==> flow/design.v <==
module data_source (
    input wire clk,
    input wire rst_n,
    output reg fifo_write_valid,
    output reg [8:0] fifo_write_data,
    input wire fifo_write_ready,
    output reg lcd_resetn
);
localparam MAX_CMDS = 69;
reg [8:0] init_cmd[MAX_CMDS:0];
localparam INIT_RESET   = 4'd0;
localparam INIT_PREPARE = 4'd1;
localparam INIT_WAKEUP  = 4'd2;
localparam INIT_SNOOZE  = 4'd3;
localparam INIT_WORKING = 4'd4;
localparam SEND_PIXEL_H = 4'd5;
localparam SEND_PIXEL_L = 4'd6;
localparam FRAME_DONE   = 4'd7;
localparam CNT_100MS = 32'd2700000;
localparam CNT_120MS = 32'd3240000;
localparam CNT_200MS = 32'd5400000;
reg [3:0] init_state;
reg [6:0] cmd_index;
reg [31:0] delay_cnt;
reg [15:0] pixel_cnt;
reg [15:0] pixel_data;
reg [3:0] frame_cmd_index;
localparam LCD_WIDTH = 240;
localparam LCD_HEIGHT = 135;
localparam PIXEL_COUNT = LCD_WIDTH * LCD_HEIGHT;
localparam COLOR_BLUE  = 16'h001F;
localparam COLOR_GREEN = 16'h07E0;
localparam COLOR_RED   = 16'hF800;
localparam CMD_CASET = 9'h02A;
localparam CMD_RASET = 9'h02B;
localparam CMD_RAMWR = 9'h02C;
initial begin
    init_cmd[0] = 9'h036;
    init_cmd[1] = 9'h170;
    init_cmd[2] = 9'h03A;
    init_cmd[3] = 9'h105;
    init_cmd[4] = 9'h0B2;
    init_cmd[5] = 9'h10C;
    init_cmd[6] = 9'h10C;
    init_cmd[7] = 9'h100;
    init_cmd[8] = 9'h133;
    init_cmd[9] = 9'h133;
    init_cmd[10] = 9'h0B7;
    init_cmd[11] = 9'h135;
    init_cmd[12] = 9'h0BB;
    init_cmd[13] = 9'h119;
    init_cmd[14] = 9'h0C0;
    init_cmd[15] = 9'h12C;
    init_cmd[16] = 9'h0C2;
    init_cmd[17] = 9'h101;
    init_cmd[18] = 9'h0C3;
    init_cmd[19] = 9'h112;
    init_cmd[20] = 9'h0C4;
    init_cmd[21] = 9'h120;
    init_cmd[22] = 9'h0C6;
    init_cmd[23] = 9'h10F;
    init_cmd[24] = 9'h0D0;
    init_cmd[25] = 9'h1A4;
    init_cmd[26] = 9'h1A1;
    init_cmd[27] = 9'h0E0;
    init_cmd[28] = 9'h1D0;
    init_cmd[29] = 9'h104;
    init_cmd[30] = 9'h10D;
    init_cmd[31] = 9'h111;
    init_cmd[32] = 9'h113;
    init_cmd[33] = 9'h12B;
    init_cmd[34] = 9'h13F;
    init_cmd[35] = 9'h154;
    init_cmd[36] = 9'h14C;
    init_cmd[37] = 9'h118;
    init_cmd[38] = 9'h10D;
    init_cmd[39] = 9'h10B;
    init_cmd[40] = 9'h11F;
    init_cmd[41] = 9'h123;
    init_cmd[42] = 9'h0E1;
    init_cmd[43] = 9'h1D0;
    init_cmd[44] = 9'h104;
    init_cmd[45] = 9'h10C;
    init_cmd[46] = 9'h111;
    init_cmd[47] = 9'h113;
    init_cmd[48] = 9'h12C;
    init_cmd[49] = 9'h13F;
    init_cmd[50] = 9'h144;
    init_cmd[51] = 9'h151;
    init_cmd[52] = 9'h12F;
    init_cmd[53] = 9'h11F;
    init_cmd[54] = 9'h11F;
    init_cmd[55] = 9'h120;
    init_cmd[56] = 9'h123;
    init_cmd[57] = 9'h021;
    init_cmd[58] = 9'h029;
    init_cmd[59] = 9'h02A;
    init_cmd[60] = 9'h100;
    init_cmd[61] = 9'h128;
    init_cmd[62] = 9'h101;
    init_cmd[63] = 9'h117;
    init_cmd[64] = 9'h02B;
    init_cmd[65] = 9'h100;
    init_cmd[66] = 9'h135;
    init_cmd[67] = 9'h100;
    init_cmd[68] = 9'h1BB;
    init_cmd[69] = 9'h02C;
end
always @(posedge clk or negedge rst_n) begin
    if (!rst_n) begin
        init_state <= INIT_RESET;
        cmd_index <= 0;
        delay_cnt <= 0;
        pixel_cnt <= 0;
        pixel_data <= 0;
        frame_cmd_index <= 0;
        lcd_resetn <= 0;
        fifo_write_valid <= 0;
        fifo_write_data <= 0;
    end else begin
        fifo_write_valid <= 0;
        case (init_state)
            INIT_RESET: begin
                lcd_resetn <= 0;
                if (delay_cnt == CNT_100MS) begin
                    delay_cnt <= 0;
                    init_state <= INIT_PREPARE;
                    lcd_resetn <= 1;
                end else begin
                    delay_cnt <= delay_cnt + 1;
                end
            end
            INIT_PREPARE: begin
                if (delay_cnt == CNT_200MS) begin
                    delay_cnt <= 0;
                    init_state <= INIT_WAKEUP;
                end else begin
                    delay_cnt <= delay_cnt + 1;
                end
            end
            INIT_WAKEUP: begin
                if (fifo_write_ready && !fifo_write_valid) begin
                    fifo_write_valid <= 1;
                    fifo_write_data <= 9'h011;
                    init_state <= INIT_SNOOZE;
                end
            end
            INIT_SNOOZE: begin
                if (delay_cnt == CNT_120MS) begin
                    delay_cnt <= 0;
                    cmd_index <= 0;
                    init_state <= INIT_WORKING;
                end else begin
                    delay_cnt <= delay_cnt + 1;
                end
            end
            INIT_WORKING: begin
                if (cmd_index <= MAX_CMDS) begin
                    if (fifo_write_ready && !fifo_write_valid) begin
                        fifo_write_valid <= 1;
                        fifo_write_data <= init_cmd[cmd_index];
                        cmd_index <= cmd_index + 1;
                    end
                end else begin
                    init_state <= SEND_PIXEL_H;
                    pixel_cnt <= 0;
                end
            end
            SEND_PIXEL_H: begin
                if (pixel_cnt < PIXEL_COUNT) begin
                    if (pixel_cnt < (PIXEL_COUNT / 3))
                        pixel_data <= COLOR_BLUE;
                    else if (pixel_cnt < (PIXEL_COUNT * 2 / 3))
                        pixel_data <= COLOR_GREEN;
                    else
                        pixel_data <= COLOR_RED;
                    if (fifo_write_ready && !fifo_write_valid) begin
                        fifo_write_valid <= 1;
                        fifo_write_data <= {1'b1, pixel_data[15:8]};
                        init_state <= SEND_PIXEL_L;
                    end
                end else begin
                    init_state <= FRAME_DONE;
                    frame_cmd_index <= 0;
                end
            end
            SEND_PIXEL_L: begin
                if (fifo_write_ready && !fifo_write_valid) begin
                    fifo_write_valid <= 1;
                    fifo_write_data <= {1'b1, pixel_data[7:0]};
                    pixel_cnt <= pixel_cnt + 1;
                    init_state <= SEND_PIXEL_H;
                end
            end
            FRAME_DONE: begin
                if (fifo_write_ready && !fifo_write_valid) begin
                    fifo_write_valid <= 1;
                    case (frame_cmd_index)
                        4'd0: fifo_write_data <= CMD_CASET;
                        4'd1: fifo_write_data <= 9'h100;
                        4'd2: fifo_write_data <= 9'h128;
                        4'd3: fifo_write_data <= 9'h101;
                        4'd4: fifo_write_data <= 9'h117;
                        4'd5: fifo_write_data <= CMD_RASET;
                        4'd6: fifo_write_data <= 9'h100;
                        4'd7: fifo_write_data <= 9'h135;
                        4'd8: fifo_write_data <= 9'h100;
                        4'd9: fifo_write_data <= 9'h1BB;
                        4'd10: fifo_write_data <= CMD_RAMWR;
                    endcase
                    if (frame_cmd_index == 4'd10) begin
                        frame_cmd_index <= 0;
                        pixel_cnt <= 0;
                        init_state <= SEND_PIXEL_H;
                    end else begin
                        frame_cmd_index <= frame_cmd_index + 1;
                    end
                end
            end
            default: init_state <= INIT_RESET;
        endcase
    end
end
endmodule
module fifo #(
    parameter DEPTH = 16,
    parameter WIDTH = 9
) (
    input wire clk,
    input wire rst_n,
    input wire read_ready,
    output wire read_valid,
    output reg [WIDTH-1:0] read_data,
    output wire write_ready,
    input wire write_valid,
    input wire [WIDTH-1:0] write_data
);
localparam PTR_BITS = $clog2(DEPTH);
reg [WIDTH-1:0] data [DEPTH-1:0];
reg [PTR_BITS:0] wr_ptr, rd_ptr;
wire [PTR_BITS:0] n = wr_ptr - rd_ptr;
integer i;
always @(posedge clk or negedge rst_n) begin
    if (!rst_n) begin
        for (i = 0; i < DEPTH; i = i + 1) begin
            data[i] <= 0;
        end
        wr_ptr <= 0;
        rd_ptr <= 0;
        read_data <= 0;
    end else begin
        if (write_valid && write_ready) begin
            data[wr_ptr[PTR_BITS-1:0]] <= write_data;
            wr_ptr <= wr_ptr + 1;
        end
        if (read_valid && read_ready) begin
            read_data <= data[rd_ptr[PTR_BITS-1:0]];
            rd_ptr <= rd_ptr + 1;
        end
    end
end
assign read_valid = (n != 0);
assign write_ready = (n != DEPTH);
endmodule
module serializer(
    input clk,
    input rst_n,
    input fifo_valid,         
    input [8:0] fifo_data,   
    output fifo_read_ready,   
    output reg CS,          
    output reg SCLK,       
    output reg D_C,          
    output reg SDA          
);
    localparam IDLE  = 2'd0;
    localparam LOAD  = 2'd1;
    localparam SHIFT = 2'd2;
    localparam DONE  = 2'd3;
    reg [1:0] state;
    reg [7:0] shift_reg;  
    reg [2:0] crt;   
    assign fifo_read_ready = (state == IDLE);
    always @(posedge clk or negedge rst_n) begin
        if (!rst_n) begin
            state     <= IDLE;
            shift_reg <= 8'd0;
            crt   <= 0;
            CS        <= 1;  
            SCLK      <= 0;
            D_C       <= 0;
            SDA       <= 0;
        end else begin
            case (state)
                IDLE: begin
                    CS   <= 1;
                    SCLK <= 0;
                    if (fifo_valid) begin
                        state <= LOAD;
                    end
                end
                LOAD: begin
                    D_C       <= fifo_data[8];  
                    shift_reg <= fifo_data[7:0];
                    crt <= 3'd7;  
                    CS        <= 0;  
                    state     <= SHIFT;
                end
                SHIFT: begin                 
                    if (SCLK == 0) begin
                        SCLK <= 1;
                        SDA  <= shift_reg[crt];
                    end else begin
                        SCLK <= 0;
                        if (crt == 0)
                            state <= DONE;
                        else
                            crt <= crt - 1;
                    end
                end
                DONE: begin
                    CS    <= 1; 
                    state <= IDLE;
                end
                default: state <= IDLE;
            endcase
        end
    end
endmodule
module lcd_driver_top (
    input  wire clk,
    input  wire rst_n,
    output wire lcd_resetn,
    output wire lcd_cs,
    output wire lcd_dc,
    output wire lcd_sclk,
    output wire lcd_sda
);
wire ds_fifo_write_valid;
wire [8:0] ds_fifo_write_data;
wire ds_fifo_write_ready;
wire fifo_serial_read_valid;
wire [8:0] fifo_serial_read_data;
wire fifo_serial_read_ready;
data_source data_source_inst (
    .clk(clk),
    .rst_n(rst_n),
    .fifo_write_valid(ds_fifo_write_valid),
    .fifo_write_data(ds_fifo_write_data),
    .fifo_write_ready(ds_fifo_write_ready),
    .lcd_resetn(lcd_resetn)
);
fifo #(
    .DEPTH(16),
    .WIDTH(9)
) fifo_inst (
    .clk(clk),
    .rst_n(rst_n),
    .read_ready(fifo_serial_read_ready),
    .read_valid(fifo_serial_read_valid),
    .read_data(fifo_serial_read_data),
    .write_ready(ds_fifo_write_ready),
    .write_valid(ds_fifo_write_valid),
    .write_data(ds_fifo_write_data)
);
serializer serializer_inst (
    .clk(clk),
    .rst_n(rst_n),
    .fifo_valid(fifo_serial_read_valid),
    .fifo_data(fifo_serial_read_data),
    .fifo_read_ready(fifo_serial_read_ready),
    .CS(lcd_cs),
    .SCLK(lcd_sclk),
    .D_C(lcd_dc),
    .SDA(lcd_sda)
);
endmodule
# [From RTL to reports: lcd_driver_top]
# What the tools print for lcd_driver_top, step after step.
# Lines are those of the file above, counted from 1.
# Library cell names are shortened.
# A cell with -- has no value.
[inputs] top="lcd_driver_top" clk_port="clk" library="sky130hd" pvt_corner="tt_025C_1v80"

# [Word level]
# Counts by Yosys on the flattened word-level netlist (proc, flatten, opt, wreduce). Print and check cells are left out. Cells with the same type and inputs are merged into one.
# Memory sizes are those after Yosys's memory passes, which may raise the word count (mostly to a power of two), join words into wider ones and drop unused or constant bits.
[bits] reg_bits=270 latchBits=0 mem_bits_rw=0 romBits=630 clocked_rd_ports_x_width=0 memories=1 in_bits=2 output_inout_bits=5 wordCells=226
[classes] n_addsub=8 n_mul=0 n_div=0 cmp=4 equal=73 n_shift=1 muxes=55 logic=1 reduce_logical=48
[memory_table] memory="data_source_inst.init_cmd" words=70 width=9 read_ports=1 wr=0 line=10 rtl="reg [8:0] init_cmd[MAX_CMDS:0];"
[ops] operator="case mux 9 bit (select 16 bit)" n=1
[ops] operator="case mux 32 bit (select 3 bit)" n=1
[ops] operator="two-way mux 32 bit" n=3
[ops] operator="two-way mux 16 bit" n=6
[ops] operator="case mux 9 bit (select 9 bit)" n=1
[ops] operator="equality test 4 bit with constant B" n=19
[ops] operator="equality test 32 x 22 -> 1 bit with constant B" n=2
[ops] operator="equality test 4 x 3 -> 1 bit with constant B" n=16
[ops] operator="two-way mux 9 bit" n=7
[ops] operator="two-way mux 4 bit" n=13
[ops] operator="case mux 16 bit (select 3 bit)" n=1
[ops] operator="case mux 9 bit (select 5 bit)" n=1
[ops] operator="AND reduction 2 bit" n=18
[ops] operator="less-than comparator 16 x 15 -> 1 bit with constant B" n=2
[ops] operator="adder 32 x 1 -> 32 bit with constant B" n=1
[ops] operator="equality test 32 x 23 -> 1 bit with constant B" n=1
[ops] operator="equality test 4 x 2 -> 1 bit with constant B" n=8
[ops] operator="case mux 4 bit (select 8 bit)" n=1
[ops] operator="!= test 2 x 1 -> 1 bit with constant B" n=13
[ops] operator="two-way mux 7 bit" n=3
[ops] operator="AND reduction 9 bit" n=2
[ops] operator="adder 16 x 1 -> 16 bit with constant B" n=1
[ops] operator="less-than comparator 16 x 14 -> 1 bit with constant B" n=1
[ops] operator="equality test 4 x 1 -> 1 bit with constant B" n=4
[ops] operator="zero test 4 bit" n=4
[ops] operator="case mux 7 bit (select 2 bit)" n=1
[ops] operator="!= test 10 x 9 -> 1 bit with constant B" n=1
[ops] operator="nonzero test 2 bit" n=5
# Not listed: further kinds 33, cells in them 53.

# [Logic depth]
# Longest topological path by Yosys (ltp), each cell counted once; first at word level (registers and memories cut), then after technology mapping (sequential cells cut; the memories' decode and read muxes count).
[depth] ltp_word=6 abc_area=0 mapped_depth=11 mapped_depth_nobuf=8

# [Mapped cells and area]
# Yosys stat after the flow's synthesis: flattened, memories mapped to cells. It holds for the ABC_AREA given above (unset counts as 0); a run with the other value may have another netlist.
# Totals and module areas in this step are rounded.
[synth_totals] mapped_cells=1301 mapped_area_um2=14000 seq_area_um2=6590 ffs=263 n_buf=88
[types] cell="dfrtp_1" n=260 type_area_um2=6506.24
[types] cell="mux2_2" n=155 type_area_um2=1.75E+03
[types] cell="nand2_1" n=91 type_area_um2=341.578
[types] cell="o21ai_0" n=68 type_area_um2=340.326
[types] cell="ha_1" n=27 type_area_um2=337.824
[types] cell="a21oi_1" n=60 type_area_um2=300.288
[types] cell="clkbuf_1" n=69 type_area_um2=258.998
[types] cell="nor2_1" n=67 type_area_um2=251.491
[types] cell="nand3_1" n=45 type_area_um2=225.216
[types] cell="xnor2_1" n=23 type_area_um2=201.443
[types] cell="a221oi_1" n=20 type_area_um2=175.168
[types] cell="a222oi_1" n=15 type_area_um2=150.144
[types] cell="a22oi_1" n=18 type_area_um2=135.13
[types] cell="xor2_1" n=15 type_area_um2=131.376
[types] cell="a22o_1" n=14 type_area_um2=122.618
[types] cell="inv_1" n=30 type_area_um2=112.608
[types] cell="nor2b_1" n=18 type_area_um2=112.608
[types] cell="nand2b_1" n=17 type_area_um2=106.352
# Not listed: further types 68, cells in them 289.
# The figures by module come from a second, unflattened synthesis with its own total; it is not the netlist above.
[hier_totals] hier_cells=1338 area_unflattened_um2=14200
# Rows give one instance, submodules left out.
[by_module] module="fifo" n_inst=1 cells=606 mod_area_um2=7770 seq_area_um2=4080
[by_module] module="data_source" n_inst=1 cells=668 mod_area_um2=5620 seq_area_um2=2030
[by_module] module="serializer" n_inst=1 cells=64 mod_area_um2=833 seq_area_um2=478
[by_module] module="lcd_driver_top" n_inst=1 cells=0 mod_area_um2=0.0 seq_area_um2=0.0

# [Timing after synthesis]
# Source: OpenSTA report_checks on the synthesized netlist (no wires, ideal clock, input and output delay 20% of the period each), path of least setup slack; recovery checks are left aside. Register names are those of the netlist, which keeps one name where synthesis merged equal registers.
[synth_timing] kind="register to register" from="reg fifo_inst.rd_ptr[2]" to="reg fifo_inst.data[15][0]" period_ns=10.0 setup_ns=0.125 launch_ns=0.000 t_arrival_ns=3.151 t_required_ns=9.875 setup_slack_ns=6.725 path_delay_ns=3.276 path_stages=12 n_path_buf=3 synth_period_reached_ns=3.275
# "path_delay_ns" is the arrival time less input delay plus setup time.
# "path_stages" counts driving pins, that of a launching flip-flop among them; a cell with two outputs on the path counts twice.
# "synth_period_reached_ns" is the clock period less the worst setup slack; recovery checks do not enter. This is arithmetic on one report: input and output delays are still those of the set period (20% each).
# Between the ends stands the longest chain of elaborated cells between them, by number of cells; it is not shown to be the way that was timed. Of several equally long chains one is given.
# Each line given opens the expression or statement behind the cell; cells for indexed reads and writes are added by Yosys, which also makes memories of some case tables.
# Lines with a computed index may be missing from the assigning lines.
[synth_via] path_cell_list="dfrtp_1 clkbuf_1 inv_1 clkbuf_1 ha_1 and3b_1 or4_4 a211o_2 and3_4 buf_6 nand3_4 mux2_2" elab_chain_len=4 cone_cells=4 cone_lines=3 cone_classes="add/sub (1); eq/ne (1); reduce/logical (2)"
[synth_lines] item="start: declaration" line=240 rtl="reg [PTR_BITS:0] wr_ptr, rd_ptr;"
[synth_lines] item="start: assignment" line=249 rtl="rd_ptr <= 0;"
[synth_lines] item="start: assignment" line=258 rtl="rd_ptr <= rd_ptr + 1;"
[synth_lines] item="subtractor 5 bit" line=241 rtl="wire [PTR_BITS:0] n = wr_ptr - rd_ptr;"
[synth_lines] item="!= test 5 bit" line=263 rtl="assign write_ready = (n != DEPTH);"
[synth_lines] item="logical AND 1 bit" line=252 rtl="if (write_valid && write_ready) begin"
[synth_lines] item="AND reduction 2 bit"
[synth_lines] item="end: assignment" line=246 rtl="data[i] <= 0;"
[synth_lines] item="end: declaration" line=239 rtl="reg [WIDTH-1:0] data [DEPTH-1:0];"

# [Worst path after layout]
# From the final timing report of run 1: the path of least setup slack in the routed layout; clock arrival at registers is part of the times.
[layout_timing] kind="register to register" from="reg fifo_inst.rd_ptr[3]" to="reg fifo_inst.data[15][3]" period_ns=3.31 setup_ns=0.11 launch_ns=0.56 t_arrival_ns=3.99 t_required_ns=3.75 setup_slack_ns=-0.23 path_stages=10 n_path_buf=1
# Between the ends stands the longest chain of elaborated cells between them, by number of cells; it is not shown to be the way that was timed. Of several equally long chains one is given.
# Lines with a computed index may be missing from the assigning lines.
[layout_via] path_cell_list="dfrtp_2 clkinvlp_4 ha_1 xor3_1 or4_4 a211o_2 and3_4 buf_6 nand3_4 mux2_2" elab_chain_len=4 cone_cells=4 cone_lines=3 cone_classes="add/sub (1); eq/ne (1); reduce/logical (2)"
[layout_lines] item="start: declaration" line=240 rtl="reg [PTR_BITS:0] wr_ptr, rd_ptr;"
[layout_lines] item="start: assignment" line=249 rtl="rd_ptr <= 0;"
[layout_lines] item="start: assignment" line=258 rtl="rd_ptr <= rd_ptr + 1;"
[layout_lines] item="subtractor 5 bit" line=241 rtl="wire [PTR_BITS:0] n = wr_ptr - rd_ptr;"
[layout_lines] item="!= test 5 bit" line=263 rtl="assign write_ready = (n != DEPTH);"
[layout_lines] item="logical AND 1 bit" line=252 rtl="if (write_valid && write_ready) begin"
[layout_lines] item="AND reduction 2 bit"
[layout_lines] item="end: assignment" line=246 rtl="data[i] <= 0;"
[layout_lines] item="end: declaration" line=239 rtl="reg [WIDTH-1:0] data [DEPTH-1:0];"

Ticket comment

Measured data: module lcd_driver_top, platform sky130hd, 2 stored runs of the flow under differing settings, order arbitrary. Input and output delays are each 20% of the period that was set; the output load is 0.01 pF.
"power.total_mw" is the tool's figure for a default switching activity; nothing was simulated.
Results are given in rounded form.

[flow] run 1: files
==> flow/run.sh <==
#!/bin/bash
# the make line also repeats the synthesis and layout settings of config.mk as NAME=value (left out here)
make -C /OpenROAD-flow-scripts/flow DESIGN_CONFIG=/design/flow/config.mk WORK_HOME=/design/flow/orfs CLKGATE_MAP_FILE= finish
==> flow/config.mk <==
export PLATFORM = sky130hd
export DESIGN_NAME = lcd_driver_top
export DESIGN_NICKNAME = lcd_driver_top
export VERILOG_FILES = /design/flow/design.v
export SDC_FILE = /design/flow/constraint.sdc
export NUM_CORES = 4
export LEC_CHECK = 0
export CAP_MARGIN = 25
export CELL_PAD_IN_SITES_DETAIL_PLACEMENT = 2
export CELL_PAD_IN_SITES_GLOBAL_PLACEMENT = 2
export CORE_ASPECT_RATIO = 0.81
export CORE_MARGIN = 5
export CORE_UTILIZATION = 40
export CTS_CLUSTER_SIZE = 26
export GPL_ROUTABILITY_DRIVEN = 0
export GPL_TIMING_DRIVEN = 0
export HOLD_SLACK_MARGIN = 0.07
export MAX_ROUTING_LAYER = met4
export MIN_ROUTING_LAYER = met1
export SETUP_SLACK_MARGIN = -0.34
export SLEW_MARGIN = 35
export TNS_END_PERCENT = 75
==> flow/constraint.sdc <==
create_clock -name core_clock -period 3.31 [get_ports {clk}]
set_input_delay 0.6620 -clock core_clock [delete_from_list [all_inputs] [get_ports {clk}]]
set_output_delay 0.6620 -clock core_clock [all_outputs]
set_load 0.01 [all_outputs]

[flow] run 1: metrics
[metrics] synthesis_area_um2 = 14000
[metrics] finish.utilization_pct = 45.8
[metrics] hold_ws_ns = 0.474
[metrics] die_footprint_um2 = 38800
[metrics] setup_worst_slack_ns = -0.234
[metrics] power.total_mw = 6.68

[flow] run 2: files
==> flow/run.sh <==
#!/bin/bash
# the make line also repeats the synthesis and layout settings of config.mk as NAME=value (left out here)
make -C /OpenROAD-flow-scripts/flow DESIGN_CONFIG=/design/flow/config.mk WORK_HOME=/design/flow/orfs CLKGATE_MAP_FILE= finish
==> flow/config.mk <==
export PLATFORM = sky130hd
export DESIGN_NAME = lcd_driver_top
export DESIGN_NICKNAME = lcd_driver_top
export VERILOG_FILES = /design/flow/design.v
export SDC_FILE = /design/flow/constraint.sdc
export NUM_CORES = 4
export LEC_CHECK = 0
export CAP_MARGIN = 25
export CELL_PAD_IN_SITES_DETAIL_PLACEMENT = 2
export CELL_PAD_IN_SITES_GLOBAL_PLACEMENT = 2
export CORE_ASPECT_RATIO = 0.81
export CORE_MARGIN = 9
export CORE_UTILIZATION = 40
export CTS_CLUSTER_SIZE = 41
export GPL_ROUTABILITY_DRIVEN = 0
export GPL_TIMING_DRIVEN = 0
export MAX_ROUTING_LAYER = met4
export MIN_ROUTING_LAYER = met2
export SETUP_SLACK_MARGIN = -0.34
export SLEW_MARGIN = 35
==> flow/constraint.sdc <==
create_clock -name core_clock -period 3.45 [get_ports {clk}]
set_input_delay 0.6900 -clock core_clock [delete_from_list [all_inputs] [get_ports {clk}]]
set_output_delay 0.6900 -clock core_clock [all_outputs]
set_load 0.01 [all_outputs]

[flow] run 2: metrics
[metrics] synthesis_area_um2 = 14000
[metrics] finish.utilization_pct = 46.0
[metrics] hold_ws_ns = 0.478
[metrics] die_footprint_um2 = 42000
[metrics] setup_worst_slack_ns = -0.344
[metrics] power.total_mw = 6.57
